==> flow/design.v <==
module booth2Encoder(
  input  [3:0] input_multiplier,
  output [1:0] output_X2,
  output [1:0] output_inv,
  output [1:0] output_set0
);
  wire [4:0] multiplier2 = {input_multiplier,1'h0};  
  wire [2:0] bits_0 = multiplier2[2:0];  
  wire [2:0] bits_1 = multiplier2[4:2];  
  wire  X2Bools_0 = ~(bits_0[0] ^ bits_0[1]);  
  wire  invBools_0 = bits_0[2];  
  wire [2:0] _set0Bools_0_T_1 = ~bits_0;  
  wire  set0Bools_0 = &bits_0 | &_set0Bools_0_T_1;  
  wire  X2Bools_1 = ~(bits_1[0] ^ bits_1[1]);  
  wire  invBools_1 = bits_1[2];  
  wire [2:0] _set0Bools_1_T_1 = ~bits_1;  
  wire  set0Bools_1 = &bits_1 | &_set0Bools_1_T_1;  
  assign output_X2 = {X2Bools_1,X2Bools_0};  
  assign output_inv = {invBools_1,invBools_0};  
  assign output_set0 = {set0Bools_1,set0Bools_0};  
endmodule
module ppGenerator(
  input        clock,
  input        reset,
  input  [3:0] inputData_multiplicand,
  input  [1:0] inputCtrl_X2,
  input  [1:0] inputCtrl_inv,
  input  [1:0] inputCtrl_Set0,
  output [7:0] outputData_pp_out_0,
  output [7:0] outputData_pp_out_1,
  output [7:0] outputData_sig_out
);
  reg [7:0] pp_0;  
  reg [7:0] pp_1;  
  reg [7:0] sign_com;  
  wire [4:0] _pp_X2_0_T_1 = {inputData_multiplicand,1'h0};  
  wire [4:0] _pp_X2_0_T_3 = {inputData_multiplicand[3],inputData_multiplicand};  
  wire [4:0] pp_X2_0 = inputCtrl_X2[0] ? _pp_X2_0_T_1 : _pp_X2_0_T_3;  
  wire [4:0] pp_set_0 = inputCtrl_Set0[0] ? 5'h0 : pp_X2_0;  
  wire [4:0] _pp_inv_0_T_1 = ~pp_set_0;  
  wire [4:0] pp_inv_0 = inputCtrl_inv[0] ? _pp_inv_0_T_1 : pp_set_0;  
  wire  E_inv_0 = inputCtrl_Set0[0] ? inputCtrl_inv[0] : inputCtrl_inv[0] ^ inputData_multiplicand[3];  
  wire  E_0 = ~E_inv_0;  
  wire [7:0] pp_temp_0 = {E_0,E_inv_0,E_inv_0,pp_inv_0};  
  wire [4:0] pp_X2_1 = inputCtrl_X2[1] ? _pp_X2_0_T_1 : _pp_X2_0_T_3;  
  wire [4:0] pp_set_1 = inputCtrl_Set0[1] ? 5'h0 : pp_X2_1;  
  wire [4:0] _pp_inv_1_T_1 = ~pp_set_1;  
  wire [4:0] pp_inv_1 = inputCtrl_inv[1] ? _pp_inv_1_T_1 : pp_set_1;  
  wire  E_inv_1 = inputCtrl_Set0[1] ? inputCtrl_inv[1] : inputCtrl_inv[1] ^ inputData_multiplicand[3];  
  wire  E_1 = ~E_inv_1;  
  wire [7:0] pp_temp_1 = {2'h1,E_1,pp_inv_1};  
  wire [7:0] _pp_1_T_2 = {pp_temp_1[5:0],1'h0,inputCtrl_inv[0]};  
  wire [3:0] _sign_com_T_1 = {1'h0,inputCtrl_inv[1],2'h0};  
  assign outputData_pp_out_0 = pp_0;  
  assign outputData_pp_out_1 = pp_1;  
  assign outputData_sig_out = sign_com;  
  always @(posedge clock) begin
    if (reset) begin  
      pp_0 <= 8'h0;  
    end else begin
      pp_0 <= pp_temp_0;  
    end
    if (reset) begin  
      pp_1 <= 8'h0;  
    end else begin
      pp_1 <= _pp_1_T_2;  
    end
    if (reset) begin  
      sign_com <= 8'h0;  
    end else begin
      sign_com <= {{4'd0}, _sign_com_T_1};  
    end
  end
endmodule
module RCA(
  input  [7:0] input_a_in,
  input  [7:0] input_b_in,
  output [7:0] output_S
);
  wire  g_comb_0 = input_a_in[0] & input_b_in[0];  
  wire  p_comb_0 = input_a_in[0] ^ input_b_in[0];  
  wire  g_comb_1 = input_a_in[1] & input_b_in[1];  
  wire  p_comb_1 = input_a_in[1] ^ input_b_in[1];  
  wire  s_comb_1 = p_comb_1 ^ g_comb_0;  
  wire  c_comb_2 = g_comb_0 & p_comb_1 | g_comb_1;  
  wire  g_comb_2 = input_a_in[2] & input_b_in[2];  
  wire  p_comb_2 = input_a_in[2] ^ input_b_in[2];  
  wire  s_comb_2 = p_comb_2 ^ c_comb_2;  
  wire  c_comb_3 = c_comb_2 & p_comb_2 | g_comb_2;  
  wire  g_comb_3 = input_a_in[3] & input_b_in[3];  
  wire  p_comb_3 = input_a_in[3] ^ input_b_in[3];  
  wire  s_comb_3 = p_comb_3 ^ c_comb_3;  
  wire  c_comb_4 = c_comb_3 & p_comb_3 | g_comb_3;  
  wire  g_comb_4 = input_a_in[4] & input_b_in[4];  
  wire  p_comb_4 = input_a_in[4] ^ input_b_in[4];  
  wire  s_comb_4 = p_comb_4 ^ c_comb_4;  
  wire  c_comb_5 = c_comb_4 & p_comb_4 | g_comb_4;  
  wire  g_comb_5 = input_a_in[5] & input_b_in[5];  
  wire  p_comb_5 = input_a_in[5] ^ input_b_in[5];  
  wire  s_comb_5 = p_comb_5 ^ c_comb_5;  
  wire  c_comb_6 = c_comb_5 & p_comb_5 | g_comb_5;  
  wire  g_comb_6 = input_a_in[6] & input_b_in[6];  
  wire  p_comb_6 = input_a_in[6] ^ input_b_in[6];  
  wire  s_comb_6 = p_comb_6 ^ c_comb_6;  
  wire  c_comb_7 = c_comb_6 & p_comb_6 | g_comb_6;  
  wire  p_comb_7 = input_a_in[7] ^ input_b_in[7];  
  wire  s_comb_7 = p_comb_7 ^ c_comb_7;  
  wire [3:0] output_S_lo = {s_comb_3,s_comb_2,s_comb_1,p_comb_0};  
  wire [3:0] output_S_hi = {s_comb_7,s_comb_6,s_comb_5,s_comb_4};  
  assign output_S = {output_S_hi,output_S_lo};  
endmodule
module pp_compressor3_2(
  input  [7:0] input_pp0_in,
  input  [7:0] input_pp1_in,
  input  [7:0] input_pp2_in,
  output [7:0] output_S,
  output [7:0] output_C
);
  wire  g_comb_0 = input_pp0_in[0] & input_pp1_in[0];  
  wire  p_comb_0 = input_pp0_in[0] ^ input_pp1_in[0];  
  wire  s_comb_0 = p_comb_0 ^ input_pp2_in[0];  
  wire  c_comb_0 = input_pp2_in[0] & p_comb_0 | g_comb_0;  
  wire  g_comb_1 = input_pp0_in[1] & input_pp1_in[1];  
  wire  p_comb_1 = input_pp0_in[1] ^ input_pp1_in[1];  
  wire  s_comb_1 = p_comb_1 ^ input_pp2_in[1];  
  wire  c_comb_1 = input_pp2_in[1] & p_comb_1 | g_comb_1;  
  wire  g_comb_2 = input_pp0_in[2] & input_pp1_in[2];  
  wire  p_comb_2 = input_pp0_in[2] ^ input_pp1_in[2];  
  wire  s_comb_2 = p_comb_2 ^ input_pp2_in[2];  
  wire  c_comb_2 = input_pp2_in[2] & p_comb_2 | g_comb_2;  
  wire  g_comb_3 = input_pp0_in[3] & input_pp1_in[3];  
  wire  p_comb_3 = input_pp0_in[3] ^ input_pp1_in[3];  
  wire  s_comb_3 = p_comb_3 ^ input_pp2_in[3];  
  wire  c_comb_3 = input_pp2_in[3] & p_comb_3 | g_comb_3;  
  wire  g_comb_4 = input_pp0_in[4] & input_pp1_in[4];  
  wire  p_comb_4 = input_pp0_in[4] ^ input_pp1_in[4];  
  wire  s_comb_4 = p_comb_4 ^ input_pp2_in[4];  
  wire  c_comb_4 = input_pp2_in[4] & p_comb_4 | g_comb_4;  
  wire  g_comb_5 = input_pp0_in[5] & input_pp1_in[5];  
  wire  p_comb_5 = input_pp0_in[5] ^ input_pp1_in[5];  
  wire  s_comb_5 = p_comb_5 ^ input_pp2_in[5];  
  wire  c_comb_5 = input_pp2_in[5] & p_comb_5 | g_comb_5;  
  wire  g_comb_6 = input_pp0_in[6] & input_pp1_in[6];  
  wire  p_comb_6 = input_pp0_in[6] ^ input_pp1_in[6];  
  wire  s_comb_6 = p_comb_6 ^ input_pp2_in[6];  
  wire  c_comb_6 = input_pp2_in[6] & p_comb_6 | g_comb_6;  
  wire  g_comb_7 = input_pp0_in[7] & input_pp1_in[7];  
  wire  p_comb_7 = input_pp0_in[7] ^ input_pp1_in[7];  
  wire  s_comb_7 = p_comb_7 ^ input_pp2_in[7];  
  wire  c_comb_7 = input_pp2_in[7] & p_comb_7 | g_comb_7;  
  wire [3:0] output_S_lo = {s_comb_3,s_comb_2,s_comb_1,s_comb_0};  
  wire [3:0] output_S_hi = {s_comb_7,s_comb_6,s_comb_5,s_comb_4};  
  wire [7:0] _output_C_T = {c_comb_7,c_comb_6,c_comb_5,c_comb_4,c_comb_3,c_comb_2,c_comb_1,c_comb_0};  
  assign output_S = {output_S_hi,output_S_lo};  
  assign output_C = {_output_C_T[6:0],1'h0};  
endmodule
module wallaceTree(
  input  [7:0] io_data_i_0,
  input  [7:0] io_data_i_1,
  input  [7:0] io_data_i_2,
  output [7:0] io_data_o
);
  wire [7:0] rca_input_a_in;  
  wire [7:0] rca_input_b_in;  
  wire [7:0] rca_output_S;  
  wire [7:0] layer1CSA_0_input_pp0_in;  
  wire [7:0] layer1CSA_0_input_pp1_in;  
  wire [7:0] layer1CSA_0_input_pp2_in;  
  wire [7:0] layer1CSA_0_output_S;  
  wire [7:0] layer1CSA_0_output_C;  
  RCA rca (  
    .input_a_in(rca_input_a_in),
    .input_b_in(rca_input_b_in),
    .output_S(rca_output_S)
  );
  pp_compressor3_2 layer1CSA_0 (  
    .input_pp0_in(layer1CSA_0_input_pp0_in),
    .input_pp1_in(layer1CSA_0_input_pp1_in),
    .input_pp2_in(layer1CSA_0_input_pp2_in),
    .output_S(layer1CSA_0_output_S),
    .output_C(layer1CSA_0_output_C)
  );
  assign io_data_o = rca_output_S;  
  assign rca_input_a_in = layer1CSA_0_output_S;  
  assign rca_input_b_in = layer1CSA_0_output_C;  
  assign layer1CSA_0_input_pp0_in = io_data_i_0;  
  assign layer1CSA_0_input_pp1_in = io_data_i_1;  
  assign layer1CSA_0_input_pp2_in = io_data_i_2;  
endmodule
module Multiplier(
  input        clock,
  input        reset,
  input  [3:0] input_multiplicand,
  input  [3:0] input_multiplier,
  output [7:0] output_product
);
  wire [3:0] booth2_encoder_input_multiplier;  
  wire [1:0] booth2_encoder_output_X2;  
  wire [1:0] booth2_encoder_output_inv;  
  wire [1:0] booth2_encoder_output_set0;  
  wire  pp_generator_clock;  
  wire  pp_generator_reset;  
  wire [3:0] pp_generator_inputData_multiplicand;  
  wire [1:0] pp_generator_inputCtrl_X2;  
  wire [1:0] pp_generator_inputCtrl_inv;  
  wire [1:0] pp_generator_inputCtrl_Set0;  
  wire [7:0] pp_generator_outputData_pp_out_0;  
  wire [7:0] pp_generator_outputData_pp_out_1;  
  wire [7:0] pp_generator_outputData_sig_out;  
  wire [7:0] wallace_tree_io_data_i_0;  
  wire [7:0] wallace_tree_io_data_i_1;  
  wire [7:0] wallace_tree_io_data_i_2;  
  wire [7:0] wallace_tree_io_data_o;  
  booth2Encoder booth2_encoder (  
    .input_multiplier(booth2_encoder_input_multiplier),
    .output_X2(booth2_encoder_output_X2),
    .output_inv(booth2_encoder_output_inv),
    .output_set0(booth2_encoder_output_set0)
  );
  ppGenerator pp_generator (  
    .clock(pp_generator_clock),
    .reset(pp_generator_reset),
    .inputData_multiplicand(pp_generator_inputData_multiplicand),
    .inputCtrl_X2(pp_generator_inputCtrl_X2),
    .inputCtrl_inv(pp_generator_inputCtrl_inv),
    .inputCtrl_Set0(pp_generator_inputCtrl_Set0),
    .outputData_pp_out_0(pp_generator_outputData_pp_out_0),
    .outputData_pp_out_1(pp_generator_outputData_pp_out_1),
    .outputData_sig_out(pp_generator_outputData_sig_out)
  );
  wallaceTree wallace_tree (  
    .io_data_i_0(wallace_tree_io_data_i_0),
    .io_data_i_1(wallace_tree_io_data_i_1),
    .io_data_i_2(wallace_tree_io_data_i_2),
    .io_data_o(wallace_tree_io_data_o)
  );
  assign output_product = wallace_tree_io_data_o;  
  assign booth2_encoder_input_multiplier = input_multiplier;  
  assign pp_generator_clock = clock;
  assign pp_generator_reset = reset;
  assign pp_generator_inputData_multiplicand = input_multiplicand;  
  assign pp_generator_inputCtrl_X2 = booth2_encoder_output_X2;  
  assign pp_generator_inputCtrl_inv = booth2_encoder_output_inv;  
  assign pp_generator_inputCtrl_Set0 = booth2_encoder_output_set0;  
  assign wallace_tree_io_data_i_0 = pp_generator_outputData_pp_out_0;  
  assign wallace_tree_io_data_i_1 = pp_generator_outputData_pp_out_1;  
  assign wallace_tree_io_data_i_2 = pp_generator_outputData_sig_out;  
endmodule
module RCA_1(
  input  [15:0] input_a_in,
  input  [15:0] input_b_in,
  output [15:0] output_S
);
  wire  g_comb_0 = input_a_in[0] & input_b_in[0];  
  wire  p_comb_0 = input_a_in[0] ^ input_b_in[0];  
  wire  g_comb_1 = input_a_in[1] & input_b_in[1];  
  wire  p_comb_1 = input_a_in[1] ^ input_b_in[1];  
  wire  s_comb_1 = p_comb_1 ^ g_comb_0;  
  wire  c_comb_2 = g_comb_0 & p_comb_1 | g_comb_1;  
  wire  g_comb_2 = input_a_in[2] & input_b_in[2];  
  wire  p_comb_2 = input_a_in[2] ^ input_b_in[2];  
  wire  s_comb_2 = p_comb_2 ^ c_comb_2;  
  wire  c_comb_3 = c_comb_2 & p_comb_2 | g_comb_2;  
  wire  g_comb_3 = input_a_in[3] & input_b_in[3];  
  wire  p_comb_3 = input_a_in[3] ^ input_b_in[3];  
  wire  s_comb_3 = p_comb_3 ^ c_comb_3;  
  wire  c_comb_4 = c_comb_3 & p_comb_3 | g_comb_3;  
  wire  g_comb_4 = input_a_in[4] & input_b_in[4];  
  wire  p_comb_4 = input_a_in[4] ^ input_b_in[4];  
  wire  s_comb_4 = p_comb_4 ^ c_comb_4;  
  wire  c_comb_5 = c_comb_4 & p_comb_4 | g_comb_4;  
  wire  g_comb_5 = input_a_in[5] & input_b_in[5];  
  wire  p_comb_5 = input_a_in[5] ^ input_b_in[5];  
  wire  s_comb_5 = p_comb_5 ^ c_comb_5;  
  wire  c_comb_6 = c_comb_5 & p_comb_5 | g_comb_5;  
  wire  g_comb_6 = input_a_in[6] & input_b_in[6];  
  wire  p_comb_6 = input_a_in[6] ^ input_b_in[6];  
  wire  s_comb_6 = p_comb_6 ^ c_comb_6;  
  wire  c_comb_7 = c_comb_6 & p_comb_6 | g_comb_6;  
  wire  g_comb_7 = input_a_in[7] & input_b_in[7];  
  wire  p_comb_7 = input_a_in[7] ^ input_b_in[7];  
  wire  s_comb_7 = p_comb_7 ^ c_comb_7;  
  wire  c_comb_8 = c_comb_7 & p_comb_7 | g_comb_7;  
  wire  g_comb_8 = input_a_in[8] & input_b_in[8];  
  wire  p_comb_8 = input_a_in[8] ^ input_b_in[8];  
  wire  s_comb_8 = p_comb_8 ^ c_comb_8;  
  wire  c_comb_9 = c_comb_8 & p_comb_8 | g_comb_8;  
  wire  g_comb_9 = input_a_in[9] & input_b_in[9];  
  wire  p_comb_9 = input_a_in[9] ^ input_b_in[9];  
  wire  s_comb_9 = p_comb_9 ^ c_comb_9;  
  wire  c_comb_10 = c_comb_9 & p_comb_9 | g_comb_9;  
  wire  g_comb_10 = input_a_in[10] & input_b_in[10];  
  wire  p_comb_10 = input_a_in[10] ^ input_b_in[10];  
  wire  s_comb_10 = p_comb_10 ^ c_comb_10;  
  wire  c_comb_11 = c_comb_10 & p_comb_10 | g_comb_10;  
  wire  g_comb_11 = input_a_in[11] & input_b_in[11];  
  wire  p_comb_11 = input_a_in[11] ^ input_b_in[11];  
  wire  s_comb_11 = p_comb_11 ^ c_comb_11;  
  wire  c_comb_12 = c_comb_11 & p_comb_11 | g_comb_11;  
  wire  g_comb_12 = input_a_in[12] & input_b_in[12];  
  wire  p_comb_12 = input_a_in[12] ^ input_b_in[12];  
  wire  s_comb_12 = p_comb_12 ^ c_comb_12;  
  wire  c_comb_13 = c_comb_12 & p_comb_12 | g_comb_12;  
  wire  g_comb_13 = input_a_in[13] & input_b_in[13];  
  wire  p_comb_13 = input_a_in[13] ^ input_b_in[13];  
  wire  s_comb_13 = p_comb_13 ^ c_comb_13;  
  wire  c_comb_14 = c_comb_13 & p_comb_13 | g_comb_13;  
  wire  g_comb_14 = input_a_in[14] & input_b_in[14];  
  wire  p_comb_14 = input_a_in[14] ^ input_b_in[14];  
  wire  s_comb_14 = p_comb_14 ^ c_comb_14;  
  wire  c_comb_15 = c_comb_14 & p_comb_14 | g_comb_14;  
  wire  p_comb_15 = input_a_in[15] ^ input_b_in[15];  
  wire  s_comb_15 = p_comb_15 ^ c_comb_15;  
  wire [7:0] output_S_lo = {s_comb_7,s_comb_6,s_comb_5,s_comb_4,s_comb_3,s_comb_2,s_comb_1,p_comb_0};  
  wire [7:0] output_S_hi = {s_comb_15,s_comb_14,s_comb_13,s_comb_12,s_comb_11,s_comb_10,s_comb_9,s_comb_8};  
  assign output_S = {output_S_hi,output_S_lo};  
endmodule
module MacUnit(
  input         clock,
  input         reset,
  input  [3:0]  io_in_a,
  input  [3:0]  io_in_b,
  input  [15:0] io_in_c,
  output [15:0] io_out_c
);
  wire  mul_clock;  
  wire  mul_reset;  
  wire [3:0] mul_input_multiplicand;  
  wire [3:0] mul_input_multiplier;  
  wire [7:0] mul_output_product;  
  wire [15:0] rca_input_a_in;  
  wire [15:0] rca_input_b_in;  
  wire [15:0] rca_output_S;  
  wire [7:0] _rca_input_a_in_T_2 = mul_output_product[7] ? 8'hff : 8'h0;  
  Multiplier mul (  
    .clock(mul_clock),
    .reset(mul_reset),
    .input_multiplicand(mul_input_multiplicand),
    .input_multiplier(mul_input_multiplier),
    .output_product(mul_output_product)
  );
  RCA_1 rca (  
    .input_a_in(rca_input_a_in),
    .input_b_in(rca_input_b_in),
    .output_S(rca_output_S)
  );
  assign io_out_c = rca_output_S;  
  assign mul_clock = clock;
  assign mul_reset = reset;
  assign mul_input_multiplicand = io_in_a;  
  assign mul_input_multiplier = io_in_b;  
  assign rca_input_a_in = {_rca_input_a_in_T_2,mul_output_product};  
  assign rca_input_b_in = io_in_c;  
endmodule
module PE(
  input         clock,
  input         reset,
  input         io_in_control_done,
  input  [3:0]  io_in_a,
  input  [3:0]  io_in_b,
  input  [15:0] io_in_c,
  output        io_out_control_done,
  output [3:0]  io_out_a,
  output [3:0]  io_out_b,
  output [15:0] io_out_c
);
  wire  mac_clock;  
  wire  mac_reset;  
  wire [3:0] mac_io_in_a;  
  wire [3:0] mac_io_in_b;  
  wire [15:0] mac_io_in_c;  
  wire [15:0] mac_io_out_c;  
  reg [3:0] a_reg;  
  reg [3:0] b_reg;  
  reg [15:0] c_reg;  
  MacUnit mac (  
    .clock(mac_clock),
    .reset(mac_reset),
    .io_in_a(mac_io_in_a),
    .io_in_b(mac_io_in_b),
    .io_in_c(mac_io_in_c),
    .io_out_c(mac_io_out_c)
  );
  assign io_out_control_done = io_in_control_done;  
  assign io_out_a = a_reg;  
  assign io_out_b = b_reg;  
  assign io_out_c = c_reg;  
  assign mac_clock = clock;
  assign mac_reset = reset;
  assign mac_io_in_a = io_in_a;  
  assign mac_io_in_b = io_in_b;  
  assign mac_io_in_c = c_reg;  
  always @(posedge clock) begin
    if (reset) begin  
      a_reg <= 4'h0;  
    end else begin
      a_reg <= io_in_a;  
    end
    if (reset) begin  
      b_reg <= 4'h0;  
    end else begin
      b_reg <= io_in_b;  
    end
    if (reset) begin  
      c_reg <= 16'h0;  
    end else if (io_in_control_done) begin  
      c_reg <= io_in_c;
    end else begin
      c_reg <= mac_io_out_c;
    end
  end
endmodule
module PE_2(
  input         clock,
  input         reset,
  input         io_in_control_done,
  input  [3:0]  io_in_a,
  input  [3:0]  io_in_b,
  input  [15:0] io_in_c,
  output [3:0]  io_out_a,
  output [15:0] io_out_c
);
  wire  mac_clock;  
  wire  mac_reset;  
  wire [3:0] mac_io_in_a;  
  wire [3:0] mac_io_in_b;  
  wire [15:0] mac_io_in_c;  
  wire [15:0] mac_io_out_c;  
  reg [3:0] a_reg;  
  reg [15:0] c_reg;  
  MacUnit mac (  
    .clock(mac_clock),
    .reset(mac_reset),
    .io_in_a(mac_io_in_a),
    .io_in_b(mac_io_in_b),
    .io_in_c(mac_io_in_c),
    .io_out_c(mac_io_out_c)
  );
  assign io_out_a = a_reg;  
  assign io_out_c = c_reg;  
  assign mac_clock = clock;
  assign mac_reset = reset;
  assign mac_io_in_a = io_in_a;  
  assign mac_io_in_b = io_in_b;  
  assign mac_io_in_c = c_reg;  
  always @(posedge clock) begin
    if (reset) begin  
      a_reg <= 4'h0;  
    end else begin
      a_reg <= io_in_a;  
    end
    if (reset) begin  
      c_reg <= 16'h0;  
    end else if (io_in_control_done) begin  
      c_reg <= io_in_c;
    end else begin
      c_reg <= mac_io_out_c;
    end
  end
endmodule
module SystolicArray(
  input         clock,
  input         reset,
  input         io_in_control_0_done,
  input         io_in_control_1_done,
  input  [3:0]  io_in_a_0,
  input  [3:0]  io_in_a_1,
  input  [3:0]  io_in_b_0,
  input  [3:0]  io_in_b_1,
  input  [15:0] io_in_c_0,
  input  [15:0] io_in_c_1,
  output [15:0] io_out_c_0,
  output [15:0] io_out_c_1
);
  wire  sa_0_0_clock;  
  wire  sa_0_0_reset;  
  wire  sa_0_0_io_in_control_done;  
  wire [3:0] sa_0_0_io_in_a;  
  wire [3:0] sa_0_0_io_in_b;  
  wire [15:0] sa_0_0_io_in_c;  
  wire  sa_0_0_io_out_control_done;  
  wire [3:0] sa_0_0_io_out_a;  
  wire [3:0] sa_0_0_io_out_b;  
  wire [15:0] sa_0_0_io_out_c;  
  wire  sa_0_1_clock;  
  wire  sa_0_1_reset;  
  wire  sa_0_1_io_in_control_done;  
  wire [3:0] sa_0_1_io_in_a;  
  wire [3:0] sa_0_1_io_in_b;  
  wire [15:0] sa_0_1_io_in_c;  
  wire  sa_0_1_io_out_control_done;  
  wire [3:0] sa_0_1_io_out_a;  
  wire [3:0] sa_0_1_io_out_b;  
  wire [15:0] sa_0_1_io_out_c;  
  wire  sa_1_0_clock;  
  wire  sa_1_0_reset;  
  wire  sa_1_0_io_in_control_done;  
  wire [3:0] sa_1_0_io_in_a;  
  wire [3:0] sa_1_0_io_in_b;  
  wire [15:0] sa_1_0_io_in_c;  
  wire [3:0] sa_1_0_io_out_a;  
  wire [15:0] sa_1_0_io_out_c;  
  wire  sa_1_1_clock;  
  wire  sa_1_1_reset;  
  wire  sa_1_1_io_in_control_done;  
  wire [3:0] sa_1_1_io_in_a;  
  wire [3:0] sa_1_1_io_in_b;  
  wire [15:0] sa_1_1_io_in_c;  
  wire [3:0] sa_1_1_io_out_a;  
  wire [15:0] sa_1_1_io_out_c;  
  PE sa_0_0 (  
    .clock(sa_0_0_clock),
    .reset(sa_0_0_reset),
    .io_in_control_done(sa_0_0_io_in_control_done),
    .io_in_a(sa_0_0_io_in_a),
    .io_in_b(sa_0_0_io_in_b),
    .io_in_c(sa_0_0_io_in_c),
    .io_out_control_done(sa_0_0_io_out_control_done),
    .io_out_a(sa_0_0_io_out_a),
    .io_out_b(sa_0_0_io_out_b),
    .io_out_c(sa_0_0_io_out_c)
  );
  PE sa_0_1 (  
    .clock(sa_0_1_clock),
    .reset(sa_0_1_reset),
    .io_in_control_done(sa_0_1_io_in_control_done),
    .io_in_a(sa_0_1_io_in_a),
    .io_in_b(sa_0_1_io_in_b),
    .io_in_c(sa_0_1_io_in_c),
    .io_out_control_done(sa_0_1_io_out_control_done),
    .io_out_a(sa_0_1_io_out_a),
    .io_out_b(sa_0_1_io_out_b),
    .io_out_c(sa_0_1_io_out_c)
  );
  PE_2 sa_1_0 (  
    .clock(sa_1_0_clock),
    .reset(sa_1_0_reset),
    .io_in_control_done(sa_1_0_io_in_control_done),
    .io_in_a(sa_1_0_io_in_a),
    .io_in_b(sa_1_0_io_in_b),
    .io_in_c(sa_1_0_io_in_c),
    .io_out_a(sa_1_0_io_out_a),
    .io_out_c(sa_1_0_io_out_c)
  );
  PE_2 sa_1_1 (  
    .clock(sa_1_1_clock),
    .reset(sa_1_1_reset),
    .io_in_control_done(sa_1_1_io_in_control_done),
    .io_in_a(sa_1_1_io_in_a),
    .io_in_b(sa_1_1_io_in_b),
    .io_in_c(sa_1_1_io_in_c),
    .io_out_a(sa_1_1_io_out_a),
    .io_out_c(sa_1_1_io_out_c)
  );
  assign io_out_c_0 = sa_1_0_io_out_c;  
  assign io_out_c_1 = sa_1_1_io_out_c;  
  assign sa_0_0_clock = clock;
  assign sa_0_0_reset = reset;
  assign sa_0_0_io_in_control_done = io_in_control_0_done;  
  assign sa_0_0_io_in_a = io_in_a_0;  
  assign sa_0_0_io_in_b = io_in_b_0;  
  assign sa_0_0_io_in_c = io_in_c_0;  
  assign sa_0_1_clock = clock;
  assign sa_0_1_reset = reset;
  assign sa_0_1_io_in_control_done = io_in_control_1_done;  
  assign sa_0_1_io_in_a = sa_0_0_io_out_a;  
  assign sa_0_1_io_in_b = io_in_b_1;  
  assign sa_0_1_io_in_c = io_in_c_1;  
  assign sa_1_0_clock = clock;
  assign sa_1_0_reset = reset;
  assign sa_1_0_io_in_control_done = sa_0_0_io_out_control_done;  
  assign sa_1_0_io_in_a = io_in_a_1;  
  assign sa_1_0_io_in_b = sa_0_0_io_out_b;  
  assign sa_1_0_io_in_c = sa_0_0_io_out_c;  
  assign sa_1_1_clock = clock;
  assign sa_1_1_reset = reset;
  assign sa_1_1_io_in_control_done = sa_0_1_io_out_control_done;  
  assign sa_1_1_io_in_a = sa_1_0_io_out_a;  
  assign sa_1_1_io_in_b = sa_0_1_io_out_b;  
  assign sa_1_1_io_in_c = sa_0_1_io_out_c;  
endmodule
module GlobalCounter(
  input   clock,
  input   reset,
  input   io_start,
  output  io_tick
);
  reg [2:0] count;  
  wire  tick = count == 3'h4;  
  reg  enable;  
  wire  _GEN_0 = tick ? 1'h0 : enable;  
  wire  _GEN_1 = io_start | _GEN_0;  
  wire [2:0] _count_T_1 = count + 3'h1;  
  assign io_tick = count == 3'h4;  
  always @(posedge clock) begin
    if (reset) begin  
      count <= 3'h0;  
    end else if (enable) begin  
      if (count != 3'h4) begin  
        count <= _count_T_1;  
      end else begin
        count <= 3'h0;  
      end
    end
    if (reset) begin  
      enable <= 1'h0;  
    end else begin
      enable <= _GEN_1;
    end
  end
endmodule
module GlobalCounter_1(
  input   clock,
  input   reset,
  input   io_start,
  output  io_tick
);
  reg  count;  
  reg  enable;  
  wire  _GEN_0 = count ? 1'h0 : enable;  
  wire  _GEN_1 = io_start | _GEN_0;  
  wire  _GEN_2 = ~count & count + 1'h1;  
  assign io_tick = count;  
  always @(posedge clock) begin
    if (reset) begin  
      count <= 1'h0;  
    end else if (enable) begin  
      count <= _GEN_2;
    end
    if (reset) begin  
      enable <= 1'h0;  
    end else begin
      enable <= _GEN_1;
    end
  end
endmodule
module Controller(
  input   clock,
  input   reset,
  input   io_ctrl_cal_start,
  input   io_ctrl_in_done,
  input   io_ctrl_ibh_full,
  input   io_ctrl_ibv_full,
  input   io_ctrl_ibh_empty,
  input   io_ctrl_ibv_empty,
  input   io_ctrl_pre_valid,
  input   io_ctrl_post_ready,
  input   io_ctrl_ob_empty,
  output  io_ctrl_pre_ready,
  output  io_ctrl_post_valid,
  output  io_ctrl_ib_data_in,
  output  io_ctrl_ib_data_out,
  output  io_ctrl_cal_done,
  output  io_ctrl_ob_ready
);
  wire  cal_gc_clock;  
  wire  cal_gc_reset;  
  wire  cal_gc_io_start;  
  wire  cal_gc_io_tick;  
  wire  out_gc_clock;  
  wire  out_gc_reset;  
  wire  out_gc_io_start;  
  wire  out_gc_io_tick;  
  reg [1:0] state;  
  reg  in_done_r;  
  reg  isIdle;  
  reg  delay_ctrl_ib_data_in;  
  reg  delay_ctrl_ib_data_out;  
  reg  cal_done_r;  
  reg  out_done_r;  
  wire  ctrl_ib_data_in_w = io_ctrl_ibh_empty & io_ctrl_ibv_empty & io_ctrl_pre_valid;  
  wire  _GEN_0 = io_ctrl_ib_data_out ? 1'h0 : in_done_r;  
  wire  _GEN_1 = io_ctrl_in_done | _GEN_0;  
  wire  ctrl_ib_data_out_w = in_done_r & isIdle & io_ctrl_ob_empty;  
  wire  _GEN_2 = cal_gc_io_tick | cal_done_r;  
  wire  _GEN_3 = out_gc_io_tick | out_done_r;  
  wire  _GEN_5 = io_ctrl_cal_start ? 1'h0 : isIdle;  
  wire [1:0] _GEN_7 = io_ctrl_post_ready ? 2'h0 : state;  
  wire  _GEN_8 = io_ctrl_post_ready | isIdle;  
  wire  _GEN_9 = io_ctrl_post_ready ? 1'h0 : _GEN_2;  
  wire  _GEN_10 = io_ctrl_post_ready ? 1'h0 : _GEN_3;  
  wire [1:0] _GEN_11 = out_done_r ? _GEN_7 : state;  
  wire  _GEN_12 = out_done_r ? _GEN_8 : isIdle;  
  wire  _GEN_13 = out_done_r ? _GEN_9 : _GEN_2;  
  wire  _GEN_14 = out_done_r ? _GEN_10 : _GEN_3;  
  wire  _GEN_16 = state == 2'h2 ? _GEN_12 : isIdle;  
  wire  _GEN_20 = state == 2'h1 ? isIdle : _GEN_16;  
  wire  _GEN_24 = state == 2'h0 ? _GEN_5 : _GEN_20;  
  GlobalCounter cal_gc (  
    .clock(cal_gc_clock),
    .reset(cal_gc_reset),
    .io_start(cal_gc_io_start),
    .io_tick(cal_gc_io_tick)
  );
  GlobalCounter_1 out_gc (  
    .clock(out_gc_clock),
    .reset(out_gc_reset),
    .io_start(out_gc_io_start),
    .io_tick(out_gc_io_tick)
  );
  assign io_ctrl_pre_ready = ~io_ctrl_ibh_full & ~io_ctrl_ibv_full;  
  assign io_ctrl_post_valid = ~io_ctrl_ob_empty;  
  assign io_ctrl_ib_data_in = ~delay_ctrl_ib_data_in & ctrl_ib_data_in_w;  
  assign io_ctrl_ib_data_out = ~delay_ctrl_ib_data_out & ctrl_ib_data_out_w;  
  assign io_ctrl_cal_done = cal_done_r;  
  assign io_ctrl_ob_ready = cal_done_r & ~out_done_r;  
  assign cal_gc_clock = clock;
  assign cal_gc_reset = reset;
  assign cal_gc_io_start = io_ctrl_cal_start;  
  assign out_gc_clock = clock;
  assign out_gc_reset = reset;
  assign out_gc_io_start = cal_gc_io_tick;  
  always @(posedge clock) begin
    if (reset) begin  
      state <= 2'h0;  
    end else if (state == 2'h0) begin  
      if (io_ctrl_cal_start) begin  
        state <= 2'h1;  
      end
    end else if (state == 2'h1) begin  
      if (cal_done_r) begin  
        state <= 2'h2;  
      end
    end else if (state == 2'h2) begin  
      state <= _GEN_11;
    end
    if (reset) begin  
      in_done_r <= 1'h0;  
    end else begin
      in_done_r <= _GEN_1;
    end
    isIdle <= reset | _GEN_24;  
    if (reset) begin  
      delay_ctrl_ib_data_in <= 1'h0;  
    end else begin
      delay_ctrl_ib_data_in <= ctrl_ib_data_in_w;  
    end
    if (reset) begin  
      delay_ctrl_ib_data_out <= 1'h0;  
    end else begin
      delay_ctrl_ib_data_out <= ctrl_ib_data_out_w;  
    end
    if (reset) begin  
      cal_done_r <= 1'h0;  
    end else if (state == 2'h0) begin  
      cal_done_r <= _GEN_2;
    end else if (state == 2'h1) begin  
      cal_done_r <= _GEN_2;
    end else if (state == 2'h2) begin  
      cal_done_r <= _GEN_13;
    end else begin
      cal_done_r <= _GEN_2;
    end
    if (reset) begin  
      out_done_r <= 1'h0;  
    end else if (state == 2'h0) begin  
      out_done_r <= _GEN_3;
    end else if (state == 2'h1) begin  
      out_done_r <= _GEN_3;
    end else if (state == 2'h2) begin  
      out_done_r <= _GEN_14;
    end else begin
      out_done_r <= _GEN_3;
    end
  end
endmodule
module SyncFIFO(
  input        clock,
  input        reset,
  input        io_enq,
  input        io_deq,
  input  [3:0] io_enqData,
  output [3:0] io_deqData,
  output       io_full,
  output       io_empty
);
  reg [3:0] mem_0;  
  reg [3:0] mem_1;  
  reg [1:0] readPtr;  
  reg [1:0] writePtr;  
  wire  isEmpty = readPtr == writePtr;  
  wire  _isFull_T_1 = ~writePtr[1];  
  wire [1:0] _isFull_T_3 = {_isFull_T_1,writePtr[0]};  
  wire  isFull = readPtr == _isFull_T_3;  
  wire [1:0] _writePtr_T_1 = writePtr + 2'h1;  
  wire [1:0] _readPtr_T_1 = readPtr + 2'h1;  
  wire [3:0] _GEN_6 = readPtr[0] ? mem_1 : mem_0;  
  assign io_deqData = io_deq & ~isEmpty ? _GEN_6 : 4'h0;  
  assign io_full = readPtr == _isFull_T_3;  
  assign io_empty = readPtr == writePtr;  
  always @(posedge clock) begin
    if (reset) begin  
      mem_0 <= 4'h0;  
    end else if (io_enq & ~isFull) begin  
      if (~writePtr[0]) begin  
        mem_0 <= io_enqData;  
      end
    end
    if (reset) begin  
      mem_1 <= 4'h0;  
    end else if (io_enq & ~isFull) begin  
      if (writePtr[0]) begin  
        mem_1 <= io_enqData;  
      end
    end
    if (reset) begin  
      readPtr <= 2'h0;  
    end else if (io_deq & ~isEmpty) begin  
      readPtr <= _readPtr_T_1;  
    end
    if (reset) begin  
      writePtr <= 2'h0;  
    end else if (io_enq & ~isFull) begin  
      writePtr <= _writePtr_T_1;  
    end
  end
endmodule
module InputBuffer(
  input        clock,
  input        reset,
  input        io_ctrl_data_in,
  input        io_ctrl_data_out,
  input        io_ctrl_data_valid,
  input  [3:0] io_data_in_0,
  input  [3:0] io_data_in_1,
  output [3:0] io_data_out_0,
  output [3:0] io_data_out_1,
  output       io_all_full,
  output       io_all_empty,
  output       io_data_in_done,
  output       io_cal_start
);
  wire  data_queue_0_clock;  
  wire  data_queue_0_reset;  
  wire  data_queue_0_io_enq;  
  wire  data_queue_0_io_deq;  
  wire [3:0] data_queue_0_io_enqData;  
  wire [3:0] data_queue_0_io_deqData;  
  wire  data_queue_0_io_full;  
  wire  data_queue_0_io_empty;  
  wire  data_queue_1_clock;  
  wire  data_queue_1_reset;  
  wire  data_queue_1_io_enq;  
  wire  data_queue_1_io_deq;  
  wire [3:0] data_queue_1_io_enqData;  
  wire [3:0] data_queue_1_io_deqData;  
  wire  data_queue_1_io_full;  
  wire  data_queue_1_io_empty;  
  reg  delay_count_0;  
  reg  delay_count_1;  
  reg [1:0] deq_count_0;  
  reg [1:0] deq_count_1;  
  reg [1:0] state;  
  reg  cal_start_r;  
  wire  _data_queue_0_io_enq_T = state == 2'h0;  
  wire  _data_queue_0_io_enq_T_2 = state == 2'h1;  
  wire  _data_queue_0_io_deq_T_3 = deq_count_0 != 2'h0;  
  wire  _data_queue_1_io_deq_T_3 = deq_count_1 != 2'h0;  
  wire  allFull = data_queue_0_io_full & data_queue_1_io_full;  
  wire  allEmpty = data_queue_0_io_empty & data_queue_1_io_empty;  
  wire [1:0] _state_T = io_ctrl_data_out ? 2'h2 : 2'h0;  
  wire [1:0] _deq_count_0_T_1 = deq_count_0 - 2'h1;  
  wire [1:0] _deq_count_1_T_1 = deq_count_1 - 2'h1;  
  wire  _GEN_10 = delay_count_1 ? delay_count_1 - 1'h1 : delay_count_1;  
  wire  _GEN_12 = _data_queue_0_io_enq_T_2 & allFull;  
  wire  _GEN_17 = _data_queue_0_io_enq_T_2 ? delay_count_1 : _GEN_10;  
  SyncFIFO data_queue_0 (  
    .clock(data_queue_0_clock),
    .reset(data_queue_0_reset),
    .io_enq(data_queue_0_io_enq),
    .io_deq(data_queue_0_io_deq),
    .io_enqData(data_queue_0_io_enqData),
    .io_deqData(data_queue_0_io_deqData),
    .io_full(data_queue_0_io_full),
    .io_empty(data_queue_0_io_empty)
  );
  SyncFIFO data_queue_1 (  
    .clock(data_queue_1_clock),
    .reset(data_queue_1_reset),
    .io_enq(data_queue_1_io_enq),
    .io_deq(data_queue_1_io_deq),
    .io_enqData(data_queue_1_io_enqData),
    .io_deqData(data_queue_1_io_deqData),
    .io_full(data_queue_1_io_full),
    .io_empty(data_queue_1_io_empty)
  );
  assign io_data_out_0 = data_queue_0_io_deqData;  
  assign io_data_out_1 = data_queue_1_io_deqData;  
  assign io_all_full = data_queue_0_io_full & data_queue_1_io_full;  
  assign io_all_empty = data_queue_0_io_empty & data_queue_1_io_empty;  
  assign io_data_in_done = _data_queue_0_io_enq_T ? 1'h0 : _GEN_12;  
  assign io_cal_start = cal_start_r;  
  assign data_queue_0_clock = clock;
  assign data_queue_0_reset = reset;
  assign data_queue_0_io_enq = (state == 2'h0 & io_ctrl_data_in | state == 2'h1) & io_ctrl_data_valid;  
  assign data_queue_0_io_deq = state == 2'h2 & ~delay_count_0 & deq_count_0 != 2'h0;  
  assign data_queue_0_io_enqData = io_data_in_0;  
  assign data_queue_1_clock = clock;
  assign data_queue_1_reset = reset;
  assign data_queue_1_io_enq = (state == 2'h0 & io_ctrl_data_in | state == 2'h1) & io_ctrl_data_valid;  
  assign data_queue_1_io_deq = state == 2'h2 & ~delay_count_1 & deq_count_1 != 2'h0;  
  assign data_queue_1_io_enqData = io_data_in_1;  
  always @(posedge clock) begin
    if (_data_queue_0_io_enq_T) begin  
      delay_count_0 <= 1'h0;  
    end else if (!(_data_queue_0_io_enq_T_2)) begin  
      if (delay_count_0) begin  
        delay_count_0 <= delay_count_0 - 1'h1;  
      end
    end
    delay_count_1 <= _data_queue_0_io_enq_T | _GEN_17;  
    if (_data_queue_0_io_enq_T) begin  
      deq_count_0 <= 2'h2;  
    end else if (!(_data_queue_0_io_enq_T_2)) begin  
      if (!(delay_count_0)) begin  
        if (_data_queue_0_io_deq_T_3) begin  
          deq_count_0 <= _deq_count_0_T_1;  
        end
      end
    end
    if (_data_queue_0_io_enq_T) begin  
      deq_count_1 <= 2'h2;  
    end else if (!(_data_queue_0_io_enq_T_2)) begin  
      if (!(delay_count_1)) begin  
        if (_data_queue_1_io_deq_T_3) begin  
          deq_count_1 <= _deq_count_1_T_1;  
        end
      end
    end
    if (reset) begin  
      state <= 2'h0;  
    end else if (_data_queue_0_io_enq_T) begin  
      if (io_ctrl_data_in) begin  
        state <= 2'h1;  
      end else if (io_ctrl_data_out) begin  
        state <= 2'h2;  
      end
    end else if (_data_queue_0_io_enq_T_2) begin  
      if (allFull) begin  
        state <= _state_T;  
      end
    end else if (allEmpty) begin  
      state <= 2'h0;  
    end
    if (reset) begin  
      cal_start_r <= 1'h0;  
    end else begin
      cal_start_r <= io_ctrl_data_out;  
    end
  end
endmodule
module SyncFIFO_4(
  input         clock,
  input         reset,
  input         io_enq,
  input         io_deq,
  input  [15:0] io_enqData,
  output [15:0] io_deqData,
  output        io_empty
);
  reg [15:0] mem_0;  
  reg [15:0] mem_1;  
  reg [1:0] readPtr;  
  reg [1:0] writePtr;  
  wire  isEmpty = readPtr == writePtr;  
  wire  _isFull_T_1 = ~writePtr[1];  
  wire [1:0] _isFull_T_3 = {_isFull_T_1,writePtr[0]};  
  wire  isFull = readPtr == _isFull_T_3;  
  wire [1:0] _writePtr_T_1 = writePtr + 2'h1;  
  wire [1:0] _readPtr_T_1 = readPtr + 2'h1;  
  wire [15:0] _GEN_6 = readPtr[0] ? mem_1 : mem_0;  
  assign io_deqData = io_deq & ~isEmpty ? _GEN_6 : 16'h0;  
  assign io_empty = readPtr == writePtr;  
  always @(posedge clock) begin
    if (reset) begin  
      mem_0 <= 16'h0;  
    end else if (io_enq & ~isFull) begin  
      if (~writePtr[0]) begin  
        mem_0 <= io_enqData;  
      end
    end
    if (reset) begin  
      mem_1 <= 16'h0;  
    end else if (io_enq & ~isFull) begin  
      if (writePtr[0]) begin  
        mem_1 <= io_enqData;  
      end
    end
    if (reset) begin  
      readPtr <= 2'h0;  
    end else if (io_deq & ~isEmpty) begin  
      readPtr <= _readPtr_T_1;  
    end
    if (reset) begin  
      writePtr <= 2'h0;  
    end else if (io_enq & ~isFull) begin  
      writePtr <= _writePtr_T_1;  
    end
  end
endmodule
module OutputBuffer(
  input         clock,
  input         reset,
  input         io_ctrl_valid,
  input         io_ctrl_ready,
  input         io_ctrl_ob_ready,
  input  [15:0] io_data_in_0,
  input  [15:0] io_data_in_1,
  output [15:0] io_data_out_0,
  output [15:0] io_data_out_1,
  output        io_all_empty
);
  wire  data_queue_0_clock;  
  wire  data_queue_0_reset;  
  wire  data_queue_0_io_enq;  
  wire  data_queue_0_io_deq;  
  wire [15:0] data_queue_0_io_enqData;  
  wire [15:0] data_queue_0_io_deqData;  
  wire  data_queue_0_io_empty;  
  wire  data_queue_1_clock;  
  wire  data_queue_1_reset;  
  wire  data_queue_1_io_enq;  
  wire  data_queue_1_io_deq;  
  wire [15:0] data_queue_1_io_enqData;  
  wire [15:0] data_queue_1_io_deqData;  
  wire  data_queue_1_io_empty;  
  SyncFIFO_4 data_queue_0 (  
    .clock(data_queue_0_clock),
    .reset(data_queue_0_reset),
    .io_enq(data_queue_0_io_enq),
    .io_deq(data_queue_0_io_deq),
    .io_enqData(data_queue_0_io_enqData),
    .io_deqData(data_queue_0_io_deqData),
    .io_empty(data_queue_0_io_empty)
  );
  SyncFIFO_4 data_queue_1 (  
    .clock(data_queue_1_clock),
    .reset(data_queue_1_reset),
    .io_enq(data_queue_1_io_enq),
    .io_deq(data_queue_1_io_deq),
    .io_enqData(data_queue_1_io_enqData),
    .io_deqData(data_queue_1_io_deqData),
    .io_empty(data_queue_1_io_empty)
  );
  assign io_data_out_0 = data_queue_0_io_deqData;  
  assign io_data_out_1 = data_queue_1_io_deqData;  
  assign io_all_empty = data_queue_0_io_empty & data_queue_1_io_empty;  
  assign data_queue_0_clock = clock;
  assign data_queue_0_reset = reset;
  assign data_queue_0_io_enq = io_ctrl_ob_ready;  
  assign data_queue_0_io_deq = io_ctrl_valid & io_ctrl_ready;  
  assign data_queue_0_io_enqData = io_data_in_0;  
  assign data_queue_1_clock = clock;
  assign data_queue_1_reset = reset;
  assign data_queue_1_io_enq = io_ctrl_ob_ready;  
  assign data_queue_1_io_deq = io_ctrl_valid & io_ctrl_ready;  
  assign data_queue_1_io_enqData = io_data_in_1;  
endmodule
module top(
  input         clock,
  input         reset,
  input         io_in_valid,
  input         io_in_ready,
  input  [3:0]  io_in_a_0,
  input  [3:0]  io_in_a_1,
  input  [3:0]  io_in_b_0,
  input  [3:0]  io_in_b_1,
  input  [15:0] io_in_c_0,
  input  [15:0] io_in_c_1,
  output        io_out_valid,
  output        io_out_ready,
  output [15:0] io_out_c_0,
  output [15:0] io_out_c_1
);
  wire  sa_clock;  
  wire  sa_reset;  
  wire  sa_io_in_control_0_done;  
  wire  sa_io_in_control_1_done;  
  wire [3:0] sa_io_in_a_0;  
  wire [3:0] sa_io_in_a_1;  
  wire [3:0] sa_io_in_b_0;  
  wire [3:0] sa_io_in_b_1;  
  wire [15:0] sa_io_in_c_0;  
  wire [15:0] sa_io_in_c_1;  
  wire [15:0] sa_io_out_c_0;  
  wire [15:0] sa_io_out_c_1;  
  wire  controller_clock;  
  wire  controller_reset;  
  wire  controller_io_ctrl_cal_start;  
  wire  controller_io_ctrl_in_done;  
  wire  controller_io_ctrl_ibh_full;  
  wire  controller_io_ctrl_ibv_full;  
  wire  controller_io_ctrl_ibh_empty;  
  wire  controller_io_ctrl_ibv_empty;  
  wire  controller_io_ctrl_pre_valid;  
  wire  controller_io_ctrl_post_ready;  
  wire  controller_io_ctrl_ob_empty;  
  wire  controller_io_ctrl_pre_ready;  
  wire  controller_io_ctrl_post_valid;  
  wire  controller_io_ctrl_ib_data_in;  
  wire  controller_io_ctrl_ib_data_out;  
  wire  controller_io_ctrl_cal_done;  
  wire  controller_io_ctrl_ob_ready;  
  wire  inBuffer_h_clock;  
  wire  inBuffer_h_reset;  
  wire  inBuffer_h_io_ctrl_data_in;  
  wire  inBuffer_h_io_ctrl_data_out;  
  wire  inBuffer_h_io_ctrl_data_valid;  
  wire [3:0] inBuffer_h_io_data_in_0;  
  wire [3:0] inBuffer_h_io_data_in_1;  
  wire [3:0] inBuffer_h_io_data_out_0;  
  wire [3:0] inBuffer_h_io_data_out_1;  
  wire  inBuffer_h_io_all_full;  
  wire  inBuffer_h_io_all_empty;  
  wire  inBuffer_h_io_data_in_done;  
  wire  inBuffer_h_io_cal_start;  
  wire  inBuffer_v_clock;  
  wire  inBuffer_v_reset;  
  wire  inBuffer_v_io_ctrl_data_in;  
  wire  inBuffer_v_io_ctrl_data_out;  
  wire  inBuffer_v_io_ctrl_data_valid;  
  wire [3:0] inBuffer_v_io_data_in_0;  
  wire [3:0] inBuffer_v_io_data_in_1;  
  wire [3:0] inBuffer_v_io_data_out_0;  
  wire [3:0] inBuffer_v_io_data_out_1;  
  wire  inBuffer_v_io_all_full;  
  wire  inBuffer_v_io_all_empty;  
  wire  inBuffer_v_io_data_in_done;  
  wire  inBuffer_v_io_cal_start;  
  wire  outBuffer_clock;  
  wire  outBuffer_reset;  
  wire  outBuffer_io_ctrl_valid;  
  wire  outBuffer_io_ctrl_ready;  
  wire  outBuffer_io_ctrl_ob_ready;  
  wire [15:0] outBuffer_io_data_in_0;  
  wire [15:0] outBuffer_io_data_in_1;  
  wire [15:0] outBuffer_io_data_out_0;  
  wire [15:0] outBuffer_io_data_out_1;  
  wire  outBuffer_io_all_empty;  
  SystolicArray sa (  
    .clock(sa_clock),
    .reset(sa_reset),
    .io_in_control_0_done(sa_io_in_control_0_done),
    .io_in_control_1_done(sa_io_in_control_1_done),
    .io_in_a_0(sa_io_in_a_0),
    .io_in_a_1(sa_io_in_a_1),
    .io_in_b_0(sa_io_in_b_0),
    .io_in_b_1(sa_io_in_b_1),
    .io_in_c_0(sa_io_in_c_0),
    .io_in_c_1(sa_io_in_c_1),
    .io_out_c_0(sa_io_out_c_0),
    .io_out_c_1(sa_io_out_c_1)
  );
  Controller controller (  
    .clock(controller_clock),
    .reset(controller_reset),
    .io_ctrl_cal_start(controller_io_ctrl_cal_start),
    .io_ctrl_in_done(controller_io_ctrl_in_done),
    .io_ctrl_ibh_full(controller_io_ctrl_ibh_full),
    .io_ctrl_ibv_full(controller_io_ctrl_ibv_full),
    .io_ctrl_ibh_empty(controller_io_ctrl_ibh_empty),
    .io_ctrl_ibv_empty(controller_io_ctrl_ibv_empty),
    .io_ctrl_pre_valid(controller_io_ctrl_pre_valid),
    .io_ctrl_post_ready(controller_io_ctrl_post_ready),
    .io_ctrl_ob_empty(controller_io_ctrl_ob_empty),
    .io_ctrl_pre_ready(controller_io_ctrl_pre_ready),
    .io_ctrl_post_valid(controller_io_ctrl_post_valid),
    .io_ctrl_ib_data_in(controller_io_ctrl_ib_data_in),
    .io_ctrl_ib_data_out(controller_io_ctrl_ib_data_out),
    .io_ctrl_cal_done(controller_io_ctrl_cal_done),
    .io_ctrl_ob_ready(controller_io_ctrl_ob_ready)
  );
  InputBuffer inBuffer_h (  
    .clock(inBuffer_h_clock),
    .reset(inBuffer_h_reset),
    .io_ctrl_data_in(inBuffer_h_io_ctrl_data_in),
    .io_ctrl_data_out(inBuffer_h_io_ctrl_data_out),
    .io_ctrl_data_valid(inBuffer_h_io_ctrl_data_valid),
    .io_data_in_0(inBuffer_h_io_data_in_0),
    .io_data_in_1(inBuffer_h_io_data_in_1),
    .io_data_out_0(inBuffer_h_io_data_out_0),
    .io_data_out_1(inBuffer_h_io_data_out_1),
    .io_all_full(inBuffer_h_io_all_full),
    .io_all_empty(inBuffer_h_io_all_empty),
    .io_data_in_done(inBuffer_h_io_data_in_done),
    .io_cal_start(inBuffer_h_io_cal_start)
  );
  InputBuffer inBuffer_v (  
    .clock(inBuffer_v_clock),
    .reset(inBuffer_v_reset),
    .io_ctrl_data_in(inBuffer_v_io_ctrl_data_in),
    .io_ctrl_data_out(inBuffer_v_io_ctrl_data_out),
    .io_ctrl_data_valid(inBuffer_v_io_ctrl_data_valid),
    .io_data_in_0(inBuffer_v_io_data_in_0),
    .io_data_in_1(inBuffer_v_io_data_in_1),
    .io_data_out_0(inBuffer_v_io_data_out_0),
    .io_data_out_1(inBuffer_v_io_data_out_1),
    .io_all_full(inBuffer_v_io_all_full),
    .io_all_empty(inBuffer_v_io_all_empty),
    .io_data_in_done(inBuffer_v_io_data_in_done),
    .io_cal_start(inBuffer_v_io_cal_start)
  );
  OutputBuffer outBuffer (  
    .clock(outBuffer_clock),
    .reset(outBuffer_reset),
    .io_ctrl_valid(outBuffer_io_ctrl_valid),
    .io_ctrl_ready(outBuffer_io_ctrl_ready),
    .io_ctrl_ob_ready(outBuffer_io_ctrl_ob_ready),
    .io_data_in_0(outBuffer_io_data_in_0),
    .io_data_in_1(outBuffer_io_data_in_1),
    .io_data_out_0(outBuffer_io_data_out_0),
    .io_data_out_1(outBuffer_io_data_out_1),
    .io_all_empty(outBuffer_io_all_empty)
  );
  assign io_out_valid = controller_io_ctrl_post_valid;  
  assign io_out_ready = controller_io_ctrl_pre_ready;  
  assign io_out_c_0 = outBuffer_io_data_out_0;  
  assign io_out_c_1 = outBuffer_io_data_out_1;  
  assign sa_clock = clock;
  assign sa_reset = reset;
  assign sa_io_in_control_0_done = controller_io_ctrl_cal_done;  
  assign sa_io_in_control_1_done = controller_io_ctrl_cal_done;  
  assign sa_io_in_a_0 = inBuffer_h_io_data_out_0;  
  assign sa_io_in_a_1 = inBuffer_h_io_data_out_1;  
  assign sa_io_in_b_0 = inBuffer_v_io_data_out_0;  
  assign sa_io_in_b_1 = inBuffer_v_io_data_out_1;  
  assign sa_io_in_c_0 = io_in_c_0;  
  assign sa_io_in_c_1 = io_in_c_1;  
  assign controller_clock = clock;
  assign controller_reset = reset;
  assign controller_io_ctrl_cal_start = inBuffer_h_io_cal_start & inBuffer_v_io_cal_start;  
  assign controller_io_ctrl_in_done = inBuffer_h_io_data_in_done & inBuffer_v_io_data_in_done;  
  assign controller_io_ctrl_ibh_full = inBuffer_h_io_all_full;  
  assign controller_io_ctrl_ibv_full = inBuffer_v_io_all_full;  
  assign controller_io_ctrl_ibh_empty = inBuffer_h_io_all_empty;  
  assign controller_io_ctrl_ibv_empty = inBuffer_v_io_all_empty;  
  assign controller_io_ctrl_pre_valid = io_in_valid;  
  assign controller_io_ctrl_post_ready = io_in_ready;  
  assign controller_io_ctrl_ob_empty = outBuffer_io_all_empty;  
  assign inBuffer_h_clock = clock;
  assign inBuffer_h_reset = reset;
  assign inBuffer_h_io_ctrl_data_in = controller_io_ctrl_ib_data_in;  
  assign inBuffer_h_io_ctrl_data_out = controller_io_ctrl_ib_data_out;  
  assign inBuffer_h_io_ctrl_data_valid = io_in_valid;  
  assign inBuffer_h_io_data_in_0 = io_in_a_0;  
  assign inBuffer_h_io_data_in_1 = io_in_a_1;  
  assign inBuffer_v_clock = clock;
  assign inBuffer_v_reset = reset;
  assign inBuffer_v_io_ctrl_data_in = controller_io_ctrl_ib_data_in;  
  assign inBuffer_v_io_ctrl_data_out = controller_io_ctrl_ib_data_out;  
  assign inBuffer_v_io_ctrl_data_valid = io_in_valid;  
  assign inBuffer_v_io_data_in_0 = io_in_b_0;  
  assign inBuffer_v_io_data_in_1 = io_in_b_1;  
  assign outBuffer_clock = clock;
  assign outBuffer_reset = reset;
  assign outBuffer_io_ctrl_valid = controller_io_ctrl_post_valid;  
  assign outBuffer_io_ctrl_ready = controller_io_ctrl_post_ready;  
  assign outBuffer_io_ctrl_ob_ready = controller_io_ctrl_ob_ready;  
  assign outBuffer_io_data_in_0 = sa_io_out_c_0;  
  assign outBuffer_io_data_in_1 = sa_io_out_c_1;  
endmodule
module axis_matmul2x2(
    input                       clk             ,
    input                       rst             ,
    input                       s_axis_tvalid   ,
    input     [31 : 0]          s_axis_tdata    ,
    input                       s_axis_tlast    ,
    output                      s_axis_tready   ,
    output                      m_axis_tvalid   ,
    output    [31 : 0]          m_axis_tdata    ,
    output                      m_axis_tlast    ,
    input                       m_axis_tready   
);
    wire [3:0]  io_in_a_0;
    wire [3:0]  io_in_a_1;
    wire [3:0]  io_in_b_0;
    wire [3:0]  io_in_b_1;
    wire [15:0] io_out_c_0;
    wire [15:0] io_out_c_1;
    assign io_in_a_0 = s_axis_tdata[00+:4];
    assign io_in_a_1 = s_axis_tdata[08+:4];
    assign io_in_b_0 = s_axis_tdata[16+:4];
    assign io_in_b_1 = s_axis_tdata[24+:4];
    assign m_axis_tdata = {io_out_c_1,io_out_c_0};
    assign m_axis_tlast = m_axis_tvalid;
    top u_top(
        .clock        (clk              ),
        .reset        (rst              ),
        .io_in_valid  (s_axis_tvalid    ),
        .io_out_ready (s_axis_tready    ),
        .io_in_a_0    (io_in_a_0        ),
        .io_in_a_1    (io_in_a_1        ),
        .io_in_b_0    (io_in_b_0        ),
        .io_in_b_1    (io_in_b_1        ),
        .io_in_c_0    (16'b0            ),
        .io_in_c_1    (16'b0            ),
        .io_out_valid (m_axis_tvalid    ),
        .io_in_ready  (m_axis_tready    ),
        .io_out_c_0   (io_out_c_0       ),
        .io_out_c_1   (io_out_c_1       )
    );
endmodule
# Reports on axis_matmul2x2
# The steps from the RTL of axis_matmul2x2 to its reports follow in flow order.
# Line numbers count from 1 in the design file above.
# The mark n/a stands for no value.
[setup]
top = "axis_matmul2x2"
clk_port = "clk"
lib = "sky130hd"
pvt_corner = "tt_025C_1v80"

# After elaboration
# Yosys after proc, flatten, opt, wreduce and memory -nomap, before mapping. Memory bits, and registers merged into a memory's read port (data or address), are not among the register bits. Print and check cells are not counted.
[word_totals]
inputBits = 37
output_inout_bits = 35
register_bits = 327
[classes]
mux = 95
eq_ne = 26
reduce_and_logical = 44
add_sub_neg = 22
logic = 690

# Logic depth
# Longest topological path by Yosys (ltp), each cell counted once; first at word level (registers and memories cut), then after technology mapping (sequential cells cut; the memories' decode and read muxes count).
[depth]
ltp_word = 35
ABC_AREA = 0
mapped_depth = 24
depth_no_buf = 24

# Netlist
# Yosys stat after the flow's synthesis: flattened, memories mapped to cells. It holds for the ABC_AREA given above (unset counts as 0); a run with the other value may have another netlist.
[mapped]
sequential_area_um2 = 5765.5
buf_cells = 66
area_um2 = 13962.1
ff_cells = 288
cells = 1448
[by_type]
columns = ["cell_type", "n", "area_total_um2"]
rows = [
  ["sky130_fd_sc_hd__dfxtp_1", 288, 5765.53],
  ["sky130_fd_sc_hd__fa_1", 76, 1.52E+03],
  ["sky130_fd_sc_hd__mux2i_1", 149, 1491.43],
  ["sky130_fd_sc_hd__nor2_1", 269, 1.01E+03],
  ["sky130_fd_sc_hd__ha_1", 46, 575.552],
]
# Not listed: further types 55, cells in them 620.
# The figures by module come from a second, unflattened synthesis with its own total; it is not the netlist above.
[hier_totals]
cells_unflattened = 1688
hier_area_um2 = 17205.3
# Rows give one instance, submodules left out.
[modules]
columns = ["mod", "n_cells", "area_um2", "instances"]
rows = [
  ["SyncFIFO_4", 160, 1584.0, 2],
  ["SyncFIFO", 85, 705.7, 4],
  ["ppGenerator", 65, 655.6, 4],
]
# Further modules, not shown: 17.

# Timing after synthesis
# Path of least setup slack by OpenSTA after synthesis, without wires, with an ideal clock, recovery checks aside; 20% of the period is set as input and as output delay. Where synthesis merged equal registers, the netlist keeps one of their names.
[synth_path]
path_kind = "flip-flop to flip-flop"
startpoint = "reg u_top.sa.sa_1_1.mac.mul.pp_generator.pp_0[0]"
endpoint = "reg u_top.sa.sa_1_1.c_reg[15]"
clock_period_ps = 7500
t_required_ps = 7372
arrival_ps = 6717
path_slack_ps = 656
path_buffers = 0
stages = 22
path_delay_ps = 6845
setup_time_ps = 128
t_first_pin_ps = 0
synth_period_reached_ps = 6844
# "path_delay_ps" = arrival - input delay + setup time.
# "stages" counts driving pins, that of a launching flip-flop among them; a cell with two outputs on the path counts twice.
# "synth_period_reached_ps" is the clock period less the worst setup slack; recovery checks do not enter. This is arithmetic on one report: input and output delays are still those of the set period (20% each).
# Between the ends stands the longest chain of elaborated cells between them, by number of cells; it is not shown to be the way that was timed. Of several equally long chains one is given.
# A line is the first line of the expression or statement that the cell stems from. Yosys adds cells for indexed reads and writes and turns some case tables into memories.
# A register here has more assigning lines than the two given.
[synth_via]
elab_chain_cells = 35
cone_cells = 84
classes_between = "mux (2); logic (82)"
[synth_lines]
columns = ["item", "line", "text"]
rows = [
  ["from (decl)", 33, "reg [7:0] pp_0;"],
  ["from (assign)", 59, "pp_0 <= 8'h0;"],
  ["from (assign)", 61, "pp_0 <= pp_temp_0;"],
  ["1-bit bitwise XOR", 120, "wire  p_comb_0 = input_pp0_in[0] ^ input_pp1_in[0];"],
  ["1-bit bitwise AND", 122, "wire  c_comb_0 = input_pp2_in[0] & p_comb_0 | g_comb_0;"],
  ["(+32 left out)", "n/a", ""],
  ["16-bit two-way mux", 454, "end else if (io_in_control_done) begin"],
  ["to (assign)", 455, "c_reg <= io_in_c;"],
  ["to (assign)", 457, "c_reg <= mac_io_out_c;"],
  ["to (decl)", 430, "reg [15:0] c_reg;"],
]

# Path in the finished layout
# From the final timing report of run 1: the path of least setup slack in the routed layout; clock arrival at registers is part of the times.
# The report prints the path's times to 10 ps; the period is as set.
[layout_path]
path_kind = "flip-flop to flip-flop"
startpoint = "reg u_top.sa.sa_1_0.mac.mul.pp_generator.pp_0[0]"
endpoint = "reg u_top.sa.sa_1_0.c_reg[15]"
clock_period_ps = 7830
path_buffers = 0
t_required_ps = 8260
arrival_ps = 7600
t_first_pin_ps = 560
stages = 22
path_slack_ps = 650
setup_time_ps = 130
# Between the ends stands the longest chain of elaborated cells between them, by number of cells; it is not shown to be the way that was timed. Of several equally long chains one is given.
# A register here has more assigning lines than the two given.
[layout_via]
elab_chain_cells = 35
cone_cells = 84
classes_between = "mux (2); logic (82)"
[layout_lines]
columns = ["item", "line", "text"]
rows = [
  ["from (decl)", 33, "reg [7:0] pp_0;"],
  ["from (assign)", 59, "pp_0 <= 8'h0;"],
  ["from (assign)", 61, "pp_0 <= pp_temp_0;"],
  ["1-bit bitwise XOR", 120, "wire  p_comb_0 = input_pp0_in[0] ^ input_pp1_in[0];"],
  ["1-bit bitwise AND", 122, "wire  c_comb_0 = input_pp2_in[0] & p_comb_0 | g_comb_0;"],
  ["(+32 left out)", "n/a", ""],
  ["16-bit two-way mux", 454, "end else if (io_in_control_done) begin"],
  ["to (assign)", 455, "c_reg <= io_in_c;"],
  ["to (assign)", 457, "c_reg <= mac_io_out_c;"],
  ["to (decl)", 430, "reg [15:0] c_reg;"],
]

# Flow measurements of axis_matmul2x2 on sky130hd: 5 stored runs with different settings, listed in no order. Input and output delays are each 20% of the period that was set; the output load is 0.01 pF.
# "achieved_period_ps": clock period set for the run, less the worst setup slack. It is reckoned from that one timing run; input and output delays stay at 20% of the period that was set.
# "worst_path_time_ps" is the time allowed to the run's worst setup path (the clock period less input and output delay, where it has them) less its slack. Clock arrival times count: a late capture clock shortens it, a late launch clock lengthens it.
# "fin_power_uw" is the tool's figure for a default switching activity; nothing was simulated.
# "worst_path_time_ps" is known to 10 ps.

[[run]]
name = "run 1"
[run.settings]
CELL_PAD_IN_SITES_GLOBAL_PLACEMENT = 1
CORE_UTILIZATION = 47
PLACE_DENSITY = 0.87
TNS_END_PERCENT = 85
period_ns = 7.83
CAP_MARGIN = 20
CORE_MARGIN = 2
SLEW_MARGIN = 20
[run.results]
design.die.area_um2 = 31101.1
synth_area_um2 = 13962.1
timing.setup.tns_ps = 0
worst_path_time_ps = 7180
worst_path_kind = "flip-flop to flip-flop"
fin_power_uw = 3937
post_route_util_pct = 53.6
finish.stdcell_area_um2 = 15808.9
achieved_period_ps = 7177
timing.hold.ws_ps = 458
worst_setup_slack_ps = 653

[[run]]
name = "run 2"
[run.settings]
ABC_AREA = 0
CELL_PAD_IN_SITES_DETAIL_PLACEMENT = 2
CELL_PAD_IN_SITES_GLOBAL_PLACEMENT = 1
CORE_ASPECT_RATIO = 1.29
CORE_MARGIN = 7
CORE_UTILIZATION = 52
CTS_CLUSTER_DIAMETER = 57
CTS_CLUSTER_SIZE = 22
HOLD_SLACK_MARGIN = 0.07
MIN_ROUTING_LAYER = "met2"
PLACE_DENSITY = 0.47
SLEW_MARGIN = 10
period_ns = 10.0
CAP_MARGIN = 20
[run.results]
outcome = "stopped before the end: clock tree synthesis reported DPL-0033"

[[run]]
name = "run 3"
[run.settings]
CELL_PAD_IN_SITES_DETAIL_PLACEMENT = 1
CELL_PAD_IN_SITES_GLOBAL_PLACEMENT = 3
CORE_MARGIN = 10
CORE_UTILIZATION = 57
GPL_ROUTABILITY_DRIVEN = 0
GPL_TIMING_DRIVEN = 0
MIN_ROUTING_LAYER = "met2"
TNS_END_PERCENT = 85
period_ns = 11.8
CAP_MARGIN = 20
SLEW_MARGIN = 20
[run.results]
outcome = "stopped before the end: placement reported GPL-0301"

[[run]]
name = "run 4"
[run.settings]
CELL_PAD_IN_SITES_GLOBAL_PLACEMENT = 1
CORE_ASPECT_RATIO = 0.92
CORE_MARGIN = 8
CORE_UTILIZATION = 16
CTS_CLUSTER_DIAMETER = 174
CTS_CLUSTER_SIZE = 91
GPL_TIMING_DRIVEN = 1
HOLD_SLACK_MARGIN = 0.22
SETUP_SLACK_MARGIN = 0.76
period_ns = 8.66
CAP_MARGIN = 20
SLEW_MARGIN = 20
[run.results]
design.die.area_um2 = 96980.2
synth_area_um2 = 13962.1
timing.setup.tns_ps = 0
worst_path_time_ps = 7200
worst_path_kind = "flip-flop to flip-flop"
fin_power_uw = 2863
post_route_util_pct = 18.4
finish.stdcell_area_um2 = 16026.6
achieved_period_ps = 7197
timing.hold.ws_ps = 480
worst_setup_slack_ps = 1463

[[run]]
name = "run 5"
[run.settings]
ABC_AREA = 1
CORE_MARGIN = 7
CTS_CLUSTER_SIZE = 35
HOLD_SLACK_MARGIN = 0.07
SLEW_MARGIN = 10
period_ns = 6.48
CAP_MARGIN = 20
CORE_UTILIZATION = 40
[run.results]
design.die.area_um2 = 39447.9
synth_area_um2 = 13633.1
timing.setup.tns_ps = 0
worst_path_time_ps = 6400
worst_path_kind = "flip-flop to flip-flop"
fin_power_uw = 4528
post_route_util_pct = 47.6
finish.stdcell_area_um2 = 15960.3
achieved_period_ps = 6395
timing.hold.ws_ps = 451
worst_setup_slack_ps = 85
